==> flow/design.v <==
module values (
    input logic       clk,
    input logic       rst_n,       
    input logic       newframe,   
    input logic [5:0] pixel,       
    input logic [63:0] seed,       
    output logic [7:0] read_data,
    output logic [63:0] debug_grid  
);
    logic [63:0] current_state;
    logic [63:0] next_state;
    logic [31:0] frame_counter;    
    logic update_frame;            
    always_ff @(posedge clk) begin
        if (!rst_n) begin
            current_state <= seed;   
        end else if (newframe) begin
            current_state <= next_state;
        end
    end
    assign debug_grid = current_state;
always_comb begin 
    integer x_offset, y_offset;
    logic [5:0] neighbor_count[64];
    next_state = 64'b0;
    if (newframe) begin
        int neighbor_counter;
        logic [2:0] row;
        logic [2:0] col;
        logic is_alive;
        logic becomes_alive;
        for (int i = 0; i < 64; i++) begin
            neighbor_counter = 0;
            row = i / 8;  
            col = i % 8;   
            for (x_offset = -1; x_offset <= 1; x_offset = x_offset + 1) begin
                for (y_offset = -1; y_offset <= 1; y_offset = y_offset + 1) begin
                    if (!(x_offset == 0 && y_offset == 0)) begin
                        logic [5:0] neighbor_index;
                        logic [2:0] new_row, new_col;
                        if ((row + x_offset >= 0) && (row + x_offset < 8) &&
                            (col + y_offset >= 0) && (col + y_offset < 8)) begin
                            new_row = row + x_offset;
                            new_col = col + y_offset;
                            neighbor_index = new_row * 8 + new_col;
                            if (current_state[neighbor_index]) begin
                                neighbor_counter = neighbor_counter + 1;
                            end
                        end
                        else begin
                            neighbor_index =0;
                            new_row = 0;
                            new_col = 0;
                        end
                    end
                end
            end
            is_alive = current_state[i];
            becomes_alive = (is_alive && (neighbor_counter == 2 || neighbor_counter == 3)) ||
                (!is_alive && (neighbor_counter == 3));
            next_state[i] = becomes_alive;
        end
    end
    else begin
        next_state = current_state;  
        x_offset = 0;
        y_offset = 0;
    end
end
always_comb begin
    if (current_state[pixel]) begin
        read_data = 8'hFF;  
    end else begin
        read_data = 8'h00;  
    end
end
endmodule
module ws2812b(
    input logic clk, 
    input logic rst_n,
    input logic serial_in, 
    input logic transmit, 
    output logic ws2812b_out, 
    output logic shift
);
    localparam IDLE = 1'b0;  
    localparam TRANSMITTING = 1'b1;
    localparam T0_CYCLE_COUNT = 4'd5;
    localparam T1_CYCLE_COUNT = 4'd10;
    localparam MAX_CYCLE_COUNT = 4'd15;
    logic state;
    logic [3:0] cycle_count;
    logic bit_being_sent;
    always_ff @(posedge clk) begin
        if (!rst_n) begin
            state <= IDLE;
            cycle_count <= 4'd0;
            bit_being_sent <= 1'b0;
        end else
        unique case (state)
            IDLE:
                if (transmit == 1'b1) begin
                    state <= TRANSMITTING;  
                    cycle_count <= 4'd0;  
                    bit_being_sent <= serial_in;
                end
            TRANSMITTING:  
                if (transmit == 1'b0) begin
                    state <= IDLE;  
                end
                else if (cycle_count == MAX_CYCLE_COUNT - 1) begin  
                    cycle_count <= 4'd0;
                    bit_being_sent <= serial_in;
                end
                else begin
                    cycle_count <= cycle_count + 1;
                end
        endcase
    end
    always_comb begin
        if (state == TRANSMITTING)
            if (bit_being_sent == 1'b0)  
                ws2812b_out = (cycle_count < T0_CYCLE_COUNT);  
            else
                ws2812b_out = (cycle_count < T1_CYCLE_COUNT);  
        else
            ws2812b_out = 1'b0;  
    end
    assign shift = (state == TRANSMITTING) && (cycle_count == 4'd0);  
endmodule
module controller (
    input logic clk, 
    input logic rst_n,
    output logic load_sreg, 
    output logic transmit_pixel, 
    output logic [5:0] pixel, 
    output logic newframe
);
    localparam TRANSMIT_FRAME       = 1'b0;
    localparam IDLE                 = 1'b1;
    localparam [2:0] READ_CH_VALS   = 3'b001;
    localparam [2:0] LOAD_SREG      = 3'b010;
    localparam [2:0] TRANSMIT_PIXEL = 3'b100;
    localparam [8:0] TRANSMIT_CYCLES    = 9'd360;        
    localparam [19:0] IDLE_CYCLES       = 20'd3600;      
    logic state;
    logic next_state;
    logic [2:0] transmit_phase;
    logic [2:0] next_transmit_phase;
    logic [5:0] pixel_counter;
    logic [5:0] frame_counter;  
    logic [8:0] transmit_counter;
    logic [19:0] idle_counter;
    logic transmit_pixel_done;
    logic idle_done;
    assign transmit_pixel_done = (transmit_counter == TRANSMIT_CYCLES - 1);
    assign idle_done = (idle_counter == IDLE_CYCLES - 1);
    always_ff @(posedge clk) begin
        if (!rst_n) begin
            state <= TRANSMIT_FRAME;
            transmit_phase <= READ_CH_VALS;
        end else begin
            state <= next_state;
            transmit_phase <= next_transmit_phase;
        end
    end
    always_comb begin
        next_state = 1'bx;
        unique case (state)
            TRANSMIT_FRAME:
                if ((pixel_counter == 6'd0) && (transmit_pixel_done))
                    next_state = IDLE;
                else
                    next_state = TRANSMIT_FRAME;
            IDLE:
                if (idle_done)
                    next_state = TRANSMIT_FRAME;
                else
                    next_state = IDLE;
        endcase
    end
    always_comb begin
        next_transmit_phase = READ_CH_VALS;
        if (state == TRANSMIT_FRAME) begin
            case (transmit_phase)
                READ_CH_VALS:
                    next_transmit_phase = LOAD_SREG;
                LOAD_SREG:
                    next_transmit_phase = TRANSMIT_PIXEL;
                TRANSMIT_PIXEL:
                    next_transmit_phase = transmit_pixel_done ? READ_CH_VALS : TRANSMIT_PIXEL;
            endcase
        end
    end
    always_ff @(posedge clk) begin
        if (!rst_n) begin
            pixel_counter <= 6'd63;
        end else if ((state == TRANSMIT_FRAME) && transmit_pixel_done) begin
            pixel_counter <= pixel_counter - 1;
        end
    end
    always_ff @(posedge clk) begin
        if (!rst_n) begin
            newframe <= 1'b0;
            frame_counter <= 6'd0;
        end else if (idle_done) begin
            if (frame_counter == 6'd1) begin
                newframe <= 1'b1;
                frame_counter <= 6'd0;
            end else begin
                newframe <= 1'b0;
                frame_counter <= frame_counter + 6'd1;
            end
        end else begin
            newframe <= 1'b0;
        end
    end
    always_ff @(posedge clk) begin
        if (!rst_n) begin
            transmit_counter <= 9'd0;
        end else if (transmit_phase == TRANSMIT_PIXEL) begin
            transmit_counter <= transmit_counter + 1;
        end
        else begin
            transmit_counter <= 9'd0;
        end
    end
    always_ff @(posedge clk) begin
        if (!rst_n) begin
            idle_counter <= 20'd0;
        end else if (state == IDLE) begin
            idle_counter <= idle_counter + 1;
        end
        else begin
            idle_counter <= 20'd0;
        end
    end
    assign pixel = pixel_counter;
    assign load_sreg = (transmit_phase == LOAD_SREG);
    assign transmit_pixel = (transmit_phase == TRANSMIT_PIXEL);
endmodule
module top(
    input logic     clk, 
    input logic     SW, 
    input logic     BOOT, 
    input logic [63:0] seed,
    output logic    _48b, 
    output logic    _45a
);
    logic [7:0] read_data;
    logic [5:0] pixel;
    logic newframe; 
    logic [23:0] shift_reg;  
    logic load_sreg;
    logic transmit_pixel;
    logic shift; 
    logic ws2812b_out;
    logic [63:0] pixel_control;
    logic [63:0] next_pixel_control;  
    logic [5:0] pixel_index;  
    logic [1:0] flipper;  
    values u1 (
        .clk         (clk), 
        .rst_n       (SW),  
        .newframe    (newframe), 
        .pixel        (pixel),
        .seed        (seed),
        .read_data     (read_data),
        .debug_grid  ()
    );
    ws2812b u4 (  
        .clk            (clk), 
        .rst_n          (SW),
        .serial_in      (shift_reg[23]),  
        .transmit       (transmit_pixel),  
        .ws2812b_out    (ws2812b_out), 
        .shift          (shift)
    );
    controller u5 (
        .clk            (clk), 
        .rst_n          (SW),
        .load_sreg      (load_sreg), 
        .transmit_pixel (transmit_pixel), 
        .pixel          (pixel),  
        .newframe          (newframe)  
    );
    always_ff @(posedge clk) begin
        if (!SW) begin
            flipper = 2'b00;
            shift_reg <= 24'd0;
        end else begin
        if(newframe) begin
            flipper = flipper + 1;
            if (flipper == 2'b11) begin
                flipper = 2'b00;
            end
        end
        if (load_sreg) begin  
            unique case (flipper)
                2'b00:
                    shift_reg <= { read_data, 16'd0 };
                2'b01:
                    shift_reg <= { 8'd0, read_data, 8'd0 };
                2'b10:
                    shift_reg <= { 16'd0, read_data };
                2'b11:  
                    shift_reg <= { 16'd0, read_data };
            endcase
        end
        else if (shift) begin
            shift_reg <= { shift_reg[22:0], 1'b0 }; 
        end
        end
    end
    assign _48b = ws2812b_out;  
    assign _45a = ~ws2812b_out;  
endmodule
### Step by step through the tools: top

The steps from the RTL of top to its reports follow in flow order.
Lines are those of the file above, counted from 1.
Operators: Yosys type, input widths -> output width; for muxes data width and select width s.
Cell names lack the library's common part.
Not given: n/a

| design | value |
|---|---|
| top module | top |
| clock input | clk |
| standard-cell library | sky130hd |
| timing corner | tt_025C_1v80 |

### After elaboration

Yosys after proc, flatten, opt, wreduce and memory -nomap, before mapping. Memory bits, and registers merged into a memory's read port (data or address), are not among the register bits. Print and check cells are not counted. Equal cells are merged and count once.

| operators by class | value |
|---|---|
| add/sub/neg operators | 365 |
| $mul | 0 |
| divide/modulo/power cells | 0 |
| $lt $le $gt $ge | 2 |
| equality and inequality tests | 143 |
| shift-type cells | 1 |
| multiplexer cells | 870 |
| bitwise operators | 4 |
| reduce/logical cells | 334 |

Operators with widths:

| kind | count |
|---|---|
| $mux 32 | 794 |
| $add 32x2->32 const B | 359 |
| $eq 32x3->1 const B | 128 |
| $logic_and 1x1->1 | 131 |
| $logic_or 1x1->1 | 128 |
| $mux 64 | 2 |
| $pmux 24 s3 | 1 |
| $logic_not 1->1 | 64 |
| $shiftx 64x6->1 | 1 |
| $mux 1 | 58 |
| $mux 24 | 2 |
| $add 20x1->20 const B | 1 |
| $eq 20x12->1 const B | 1 |
| $mux 4 | 3 |
| $add 9x1->9 const B | 1 |
| $eq 9x9->1 const B | 1 |
| $pmux 3 s3 | 1 |
| $reduce_and 2->1 | 4 |
| $pmux 4 s2 | 1 |
| $mux 8 | 1 |
| $ne 2x1->1 const B | 3 |
| $eq 2x2->1 const B | 3 |
| $add 6x1->6 const B | 1 |
| $sub 6x1->6 const B | 1 |
| $eq 6x1->1 const B | 1 |
| $logic_not 6->1 | 1 |
| $mux 6 | 1 |
| $mux 2 | 3 |

Not listed: further kinds 18, cells in them 23.

| word-level totals | value |
|---|---|
| register bits after elaboration | 142 |
| bits in latches | 0 |
| memory bits (writable) | 0 |
| memory bits (read-only) | 0 |
| clocked read ports x word width | 0 |
| memories | 0 |
| input port bits | 67 |
| word-level cells | 1,732 |

### Logic depth

Depth = most cells in a row (Yosys ltp): at word level without a register or memory, in the mapped netlist without a sequential cell, where the memories' decode and read muxes count.

| depth | value |
|---|---|
| depth in word-level cells | 29 |
| ABC_AREA | 0 |
| mapped depth | 24 |
| depth with buffers taken out | 23 |

### After synthesis

The flow's flattened synthesis, as Yosys stat reports it; memories are mapped. The netlist is that of the ABC_AREA named above (0 if unset); the other value can give another one.
Totals and module areas in this step are rounded.

| synthesis totals | value |
|---|---|
| standard cells after synthesis | 3,347 |
| cell area after synthesis | 26,000 um^2 |
| sequential area | 3,500 um^2 |
| mapped flip-flops | 142 |

Cells by type:

| cell | count |
|---|---|
| ha_1 | 348 |
| xnor2_1 | 264 |
| edfxtp_1 | 64 |
| xor2_1 | 181 |
| dfxtp_1 | 78 |
| nand2_1 | 408 |
| nand3_1 | 163 |
| nor2_1 | 215 |
| o21ai_0 | 160 |
| a21oi_1 | 154 |
| mux2_2 | 67 |
| xnor2_2 | 41 |
| inv_1 | 177 |
| mux2i_1 | 62 |
| a31oi_1 | 80 |
| xnor3_1 | 18 |
| mux4_2 | 14 |
| nor3_1 | 62 |

Not listed: further types 81, cells in them 791.
By module: a second synthesis without flattening, with its own total; a netlist apart from the flattened one above.

| second synthesis, totals | value |
|---|---|
| cell total of the unflattened synthesis | 3,331 |
| area (unflattened synthesis) | 27,000 um^2 |

Rows give one instance, submodules left out.

By module:

| module | times used | cells | area (um^2) | seq. area (um^2) |
|---|---|---|---|---|
| values | 1 | 2,950 | 23,000 | 1,900 |
| controller | 1 | 236 | 2,100 | 920 |
| top | 1 | 105 | 1,100 | 520 |
| ws2812b | 1 | 40 | 350 | 120 |

### Path before layout

Path of least setup slack by OpenSTA after synthesis, without wires, with an ideal clock, recovery checks aside; 20% of the period is set as input and as output delay. Where synthesis merged equal registers, the netlist keeps one of their names.

| timing path post-synthesis | value |
|---|---|
| path kind | register -> register |
| start point | reg u1.current_state[41] |
| end point | reg u1.current_state[49] |
| period | 10.0 ns |
| library setup time | 0.149 ns |
| time at the first pin | 0.000 ns |
| data arrival time | 4.670 ns |
| data required time | 9.851 ns |
| setup slack | 5.181 ns |
| path delay | 4.819 ns |
| stages on the path | 24 |
| synthesis period reached | 4.819 ns |

"path delay" is the arrival time less input delay plus setup time.
"stages on the path": output pins that drive a net of the path, with the launching flip-flop's if there is one; two outputs of one cell count as two.
"synthesis period reached" = period - worst setup slack (recovery checks aside). The figure is calculated, with input and output delays left at 20% of the set period.
Between the ends stands the longest chain of elaborated cells between them, by number of cells; it is not shown to be the way that was timed. Of several equally long chains one is given.
A line is the first line of the expression or statement that the cell stems from. Yosys adds cells for indexed reads and writes and turns some case tables into memories.

| on the way, post-synthesis | value |
|---|---|
| cells stage by stage | edfxtp_1 > clkbuf_1 > inv_1 > ha_1 > buf_4 > xor2_4 > ha_1 > nand2_1 > o31ai_1 > ha_1 > nand2b_1 > nand2_1 > inv_1 > ha_1 > a22o_1 > ha_1 > mux2i_1 > inv_1 > ha_1 > nand2_1 > a221o_1 > o31a_1 > a2111oi_2 > a2bb2oi_1 |
| cells in the longest elaborated chain | 26 |
| elaborated cells on any way between the ends | 28 |
| classes of those cells | add/sub (6); eq/ne (2); mux (16); reduce/logical (4) |

RTL lines, path post-synthesis:

| what | RTL line | text |
|---|---|---|
| start: declaration | 10 | `logic [63:0] current_state;` |
| start: assignment | 16 | `current_state <= seed;` |
| start: assignment | 18 | `current_state <= next_state;` |
| $mux 32 | 46 | `if (current_state[neighbor_index]) begin` |
| $mux 32 | 26 | `if (newframe) begin` |
| $add 32x2->32 | 47 | `neighbor_counter = neighbor_counter + 1;` |
| $mux 32 | 46 |  |
| $mux 32 | 26 |  |
| $add 32x2->32 | 47 |  |
| $mux 32 | 46 |  |
| [12 not listed] | n/a |  |
| $mux 32 | 26 |  |
| $eq 32x3->1 | 59 | `becomes_alive = (is_alive && (neighbor_counter == 2 \|\| neighbor_counter == 3)) \|\|` |
| $logic_or 1x1->1 | 59 |  |
| $logic_and 1x1->1 | 59 |  |
| $logic_or 1x1->1 | 59 |  |
| $mux 64 | 17 | `end else if (newframe) begin` |
| $mux 64 | 15 | `if (!rst_n) begin` |
| end: assignment | 16 |  |
| end: assignment | 18 |  |
| end: declaration | 10 |  |

### Path in the finished layout

Path of least setup slack in the final report of run 1 (OpenROAD, finished layout, wires in). Where an end is a register, its clock arrival counts in the times.

| timing path post-layout | value |
|---|---|
| path kind | register -> register |
| start point | reg u1.current_state[10] |
| end point | reg u1.current_state[19] |
| period | 10.0 ns |
| library setup time | 0.28 ns |
| time at the first pin | 0.53 ns |
| data arrival time | 7.83 ns |
| data required time | 10.23 ns |
| setup slack | 2.41 ns |
| stages on the path | 25 |

Between the ends stands the longest chain of elaborated cells between them, by number of cells; it is not shown to be the way that was timed. Of several equally long chains one is given.

| on the way, post-layout | value |
|---|---|
| cells stage by stage | edfxtp_1 > buf_6 > buf_2 > inv_1 > ha_1 > xor2_1 > ha_1 > nand2_1 > nand2_1 > ha_1 > o21ai_0 > inv_1 > ha_1 > nand2_1 > o21ai_0 > ha_1 > mux2_2 > ha_1 > nand2_1 > xnor2_1 > xnor2_1 > xnor2_1 > nor3_1 > o21ai_0 > o32ai_1 |
| cells in the longest elaborated chain | 29 |
| elaborated cells on any way between the ends | 31 |
| classes of those cells | add/sub (7); eq/ne (2); mux (18); reduce/logical (4) |

RTL lines, path post-layout:

| what | RTL line | text |
|---|---|---|
| start: declaration | 10 | `logic [63:0] current_state;` |
| start: assignment | 16 | `current_state <= seed;` |
| start: assignment | 18 | `current_state <= next_state;` |
| $mux 1 | 46 | `if (current_state[neighbor_index]) begin` |
| $mux 32 | 26 | `if (newframe) begin` |
| $add 32x2->32 | 47 | `neighbor_counter = neighbor_counter + 1;` |
| $mux 32 | 46 |  |
| $mux 32 | 26 |  |
| $add 32x2->32 | 47 |  |
| $mux 32 | 46 |  |
| [15 not listed] | n/a |  |
| $mux 32 | 26 |  |
| $eq 32x3->1 | 59 | `becomes_alive = (is_alive && (neighbor_counter == 2 \|\| neighbor_counter == 3)) \|\|` |
| $logic_or 1x1->1 | 59 |  |
| $logic_and 1x1->1 | 59 |  |
| $logic_or 1x1->1 | 59 |  |
| $mux 64 | 17 | `end else if (newframe) begin` |
| $mux 64 | 15 | `if (!rst_n) begin` |
| end: assignment | 16 |  |
| end: assignment | 18 |  |
| end: declaration | 10 |  |

Top module top; platform sky130hd; tools Yosys and OpenROAD; 4 stored runs in no particular order. Input and output delays are each 20% of the period that was set; the output load is 0.01 pF.
By "achieved period" is meant the clock period of the run minus its worst setup slack. This is arithmetic on one report: input and output delays are still those of the set period (20% each).
"critical path time" means the part of the period allowed to the worst setup path (the constraints hold back 20% at inputs and 20% at outputs) less its slack; where the path has registers, the arrival times of their clocks count too.
Values from the reports are rounded here.

#### Run 1

| setting | value |
|---|---|
| CELL_PAD_IN_SITES_DETAIL_PLACEMENT | `2` |
| CORE_MARGIN | `10` |
| CORE_UTILIZATION | `40` |
| GPL_TIMING_DRIVEN | `0` |
| period_ns | `10.0` |
| CAP_MARGIN | `20` |
| SLEW_MARGIN | `20` |

| result | value |
|---|---|
| area of the die | 77,000 um^2 |
| achieved period | 7.592 ns |
| lowest hold slack | 0.46 ns |
| final utilization | 44% |
| worst slack on setup checks | 2.4 ns |
| chip area after synthesis (Yosys) | 26,000 um^2 |
| standard-cell area after routing | 29,000 um^2 |
| critical path time | 7.59 ns |
| critical path kind | register -> register |

#### Run 2

| setting | value |
|---|---|
| CAP_MARGIN | `15` |
| CELL_PAD_IN_SITES_DETAIL_PLACEMENT | `0` |
| CELL_PAD_IN_SITES_GLOBAL_PLACEMENT | `3` |
| CORE_UTILIZATION | `47` |
| CTS_CLUSTER_DIAMETER | `275` |
| MAX_ROUTING_LAYER | `met4` |
| PLACE_DENSITY_LB_ADDON | `0.11` |
| SETUP_SLACK_MARGIN | `0.87` |
| SLEW_MARGIN | `20` |
| TNS_END_PERCENT | `75` |
| period_ns | `5.19` |
| CORE_MARGIN | `2` |

Stopped before the end: placement reported FLW-0024.

#### Run 3

| setting | value |
|---|---|
| CORE_UTILIZATION | `40` |
| period_ns | `5.96` |
| CAP_MARGIN | `20` |
| CORE_MARGIN | `2` |
| SLEW_MARGIN | `20` |

| result | value |
|---|---|
| area of the die | 68,000 um^2 |
| achieved period | 5.114 ns |
| lowest hold slack | 0.41 ns |
| final utilization | 43% |
| worst slack on setup checks | 0.85 ns |
| chip area after synthesis (Yosys) | 26,000 um^2 |
| standard-cell area after routing | 28,000 um^2 |
| critical path time | 5.11 ns |
| critical path kind | register -> register |

#### Run 4

| setting | value |
|---|---|
| CELL_PAD_IN_SITES_DETAIL_PLACEMENT | `1` |
| CORE_ASPECT_RATIO | `1.16` |
| CORE_MARGIN | `6` |
| CORE_UTILIZATION | `15` |
| CTS_CLUSTER_DIAMETER | `30` |
| CTS_CLUSTER_SIZE | `29` |
| GPL_ROUTABILITY_DRIVEN | `1` |
| GPL_TIMING_DRIVEN | `1` |
| MAX_ROUTING_LAYER | `met4` |
| MIN_ROUTING_LAYER | `met2` |
| SETUP_SLACK_MARGIN | `0.98` |
| SLEW_MARGIN | `0` |
| period_ns | `6.04` |
| CAP_MARGIN | `20` |

| result | value |
|---|---|
| area of the die | 190,000 um^2 |
| achieved period | 4.965 ns |
| lowest hold slack | 0.43 ns |
| final utilization | 18% |
| worst slack on setup checks | 1.1 ns |
| chip area after synthesis (Yosys) | 26,000 um^2 |
| standard-cell area after routing | 31,000 um^2 |
| critical path time | 4.97 ns |
| critical path kind | register -> register |
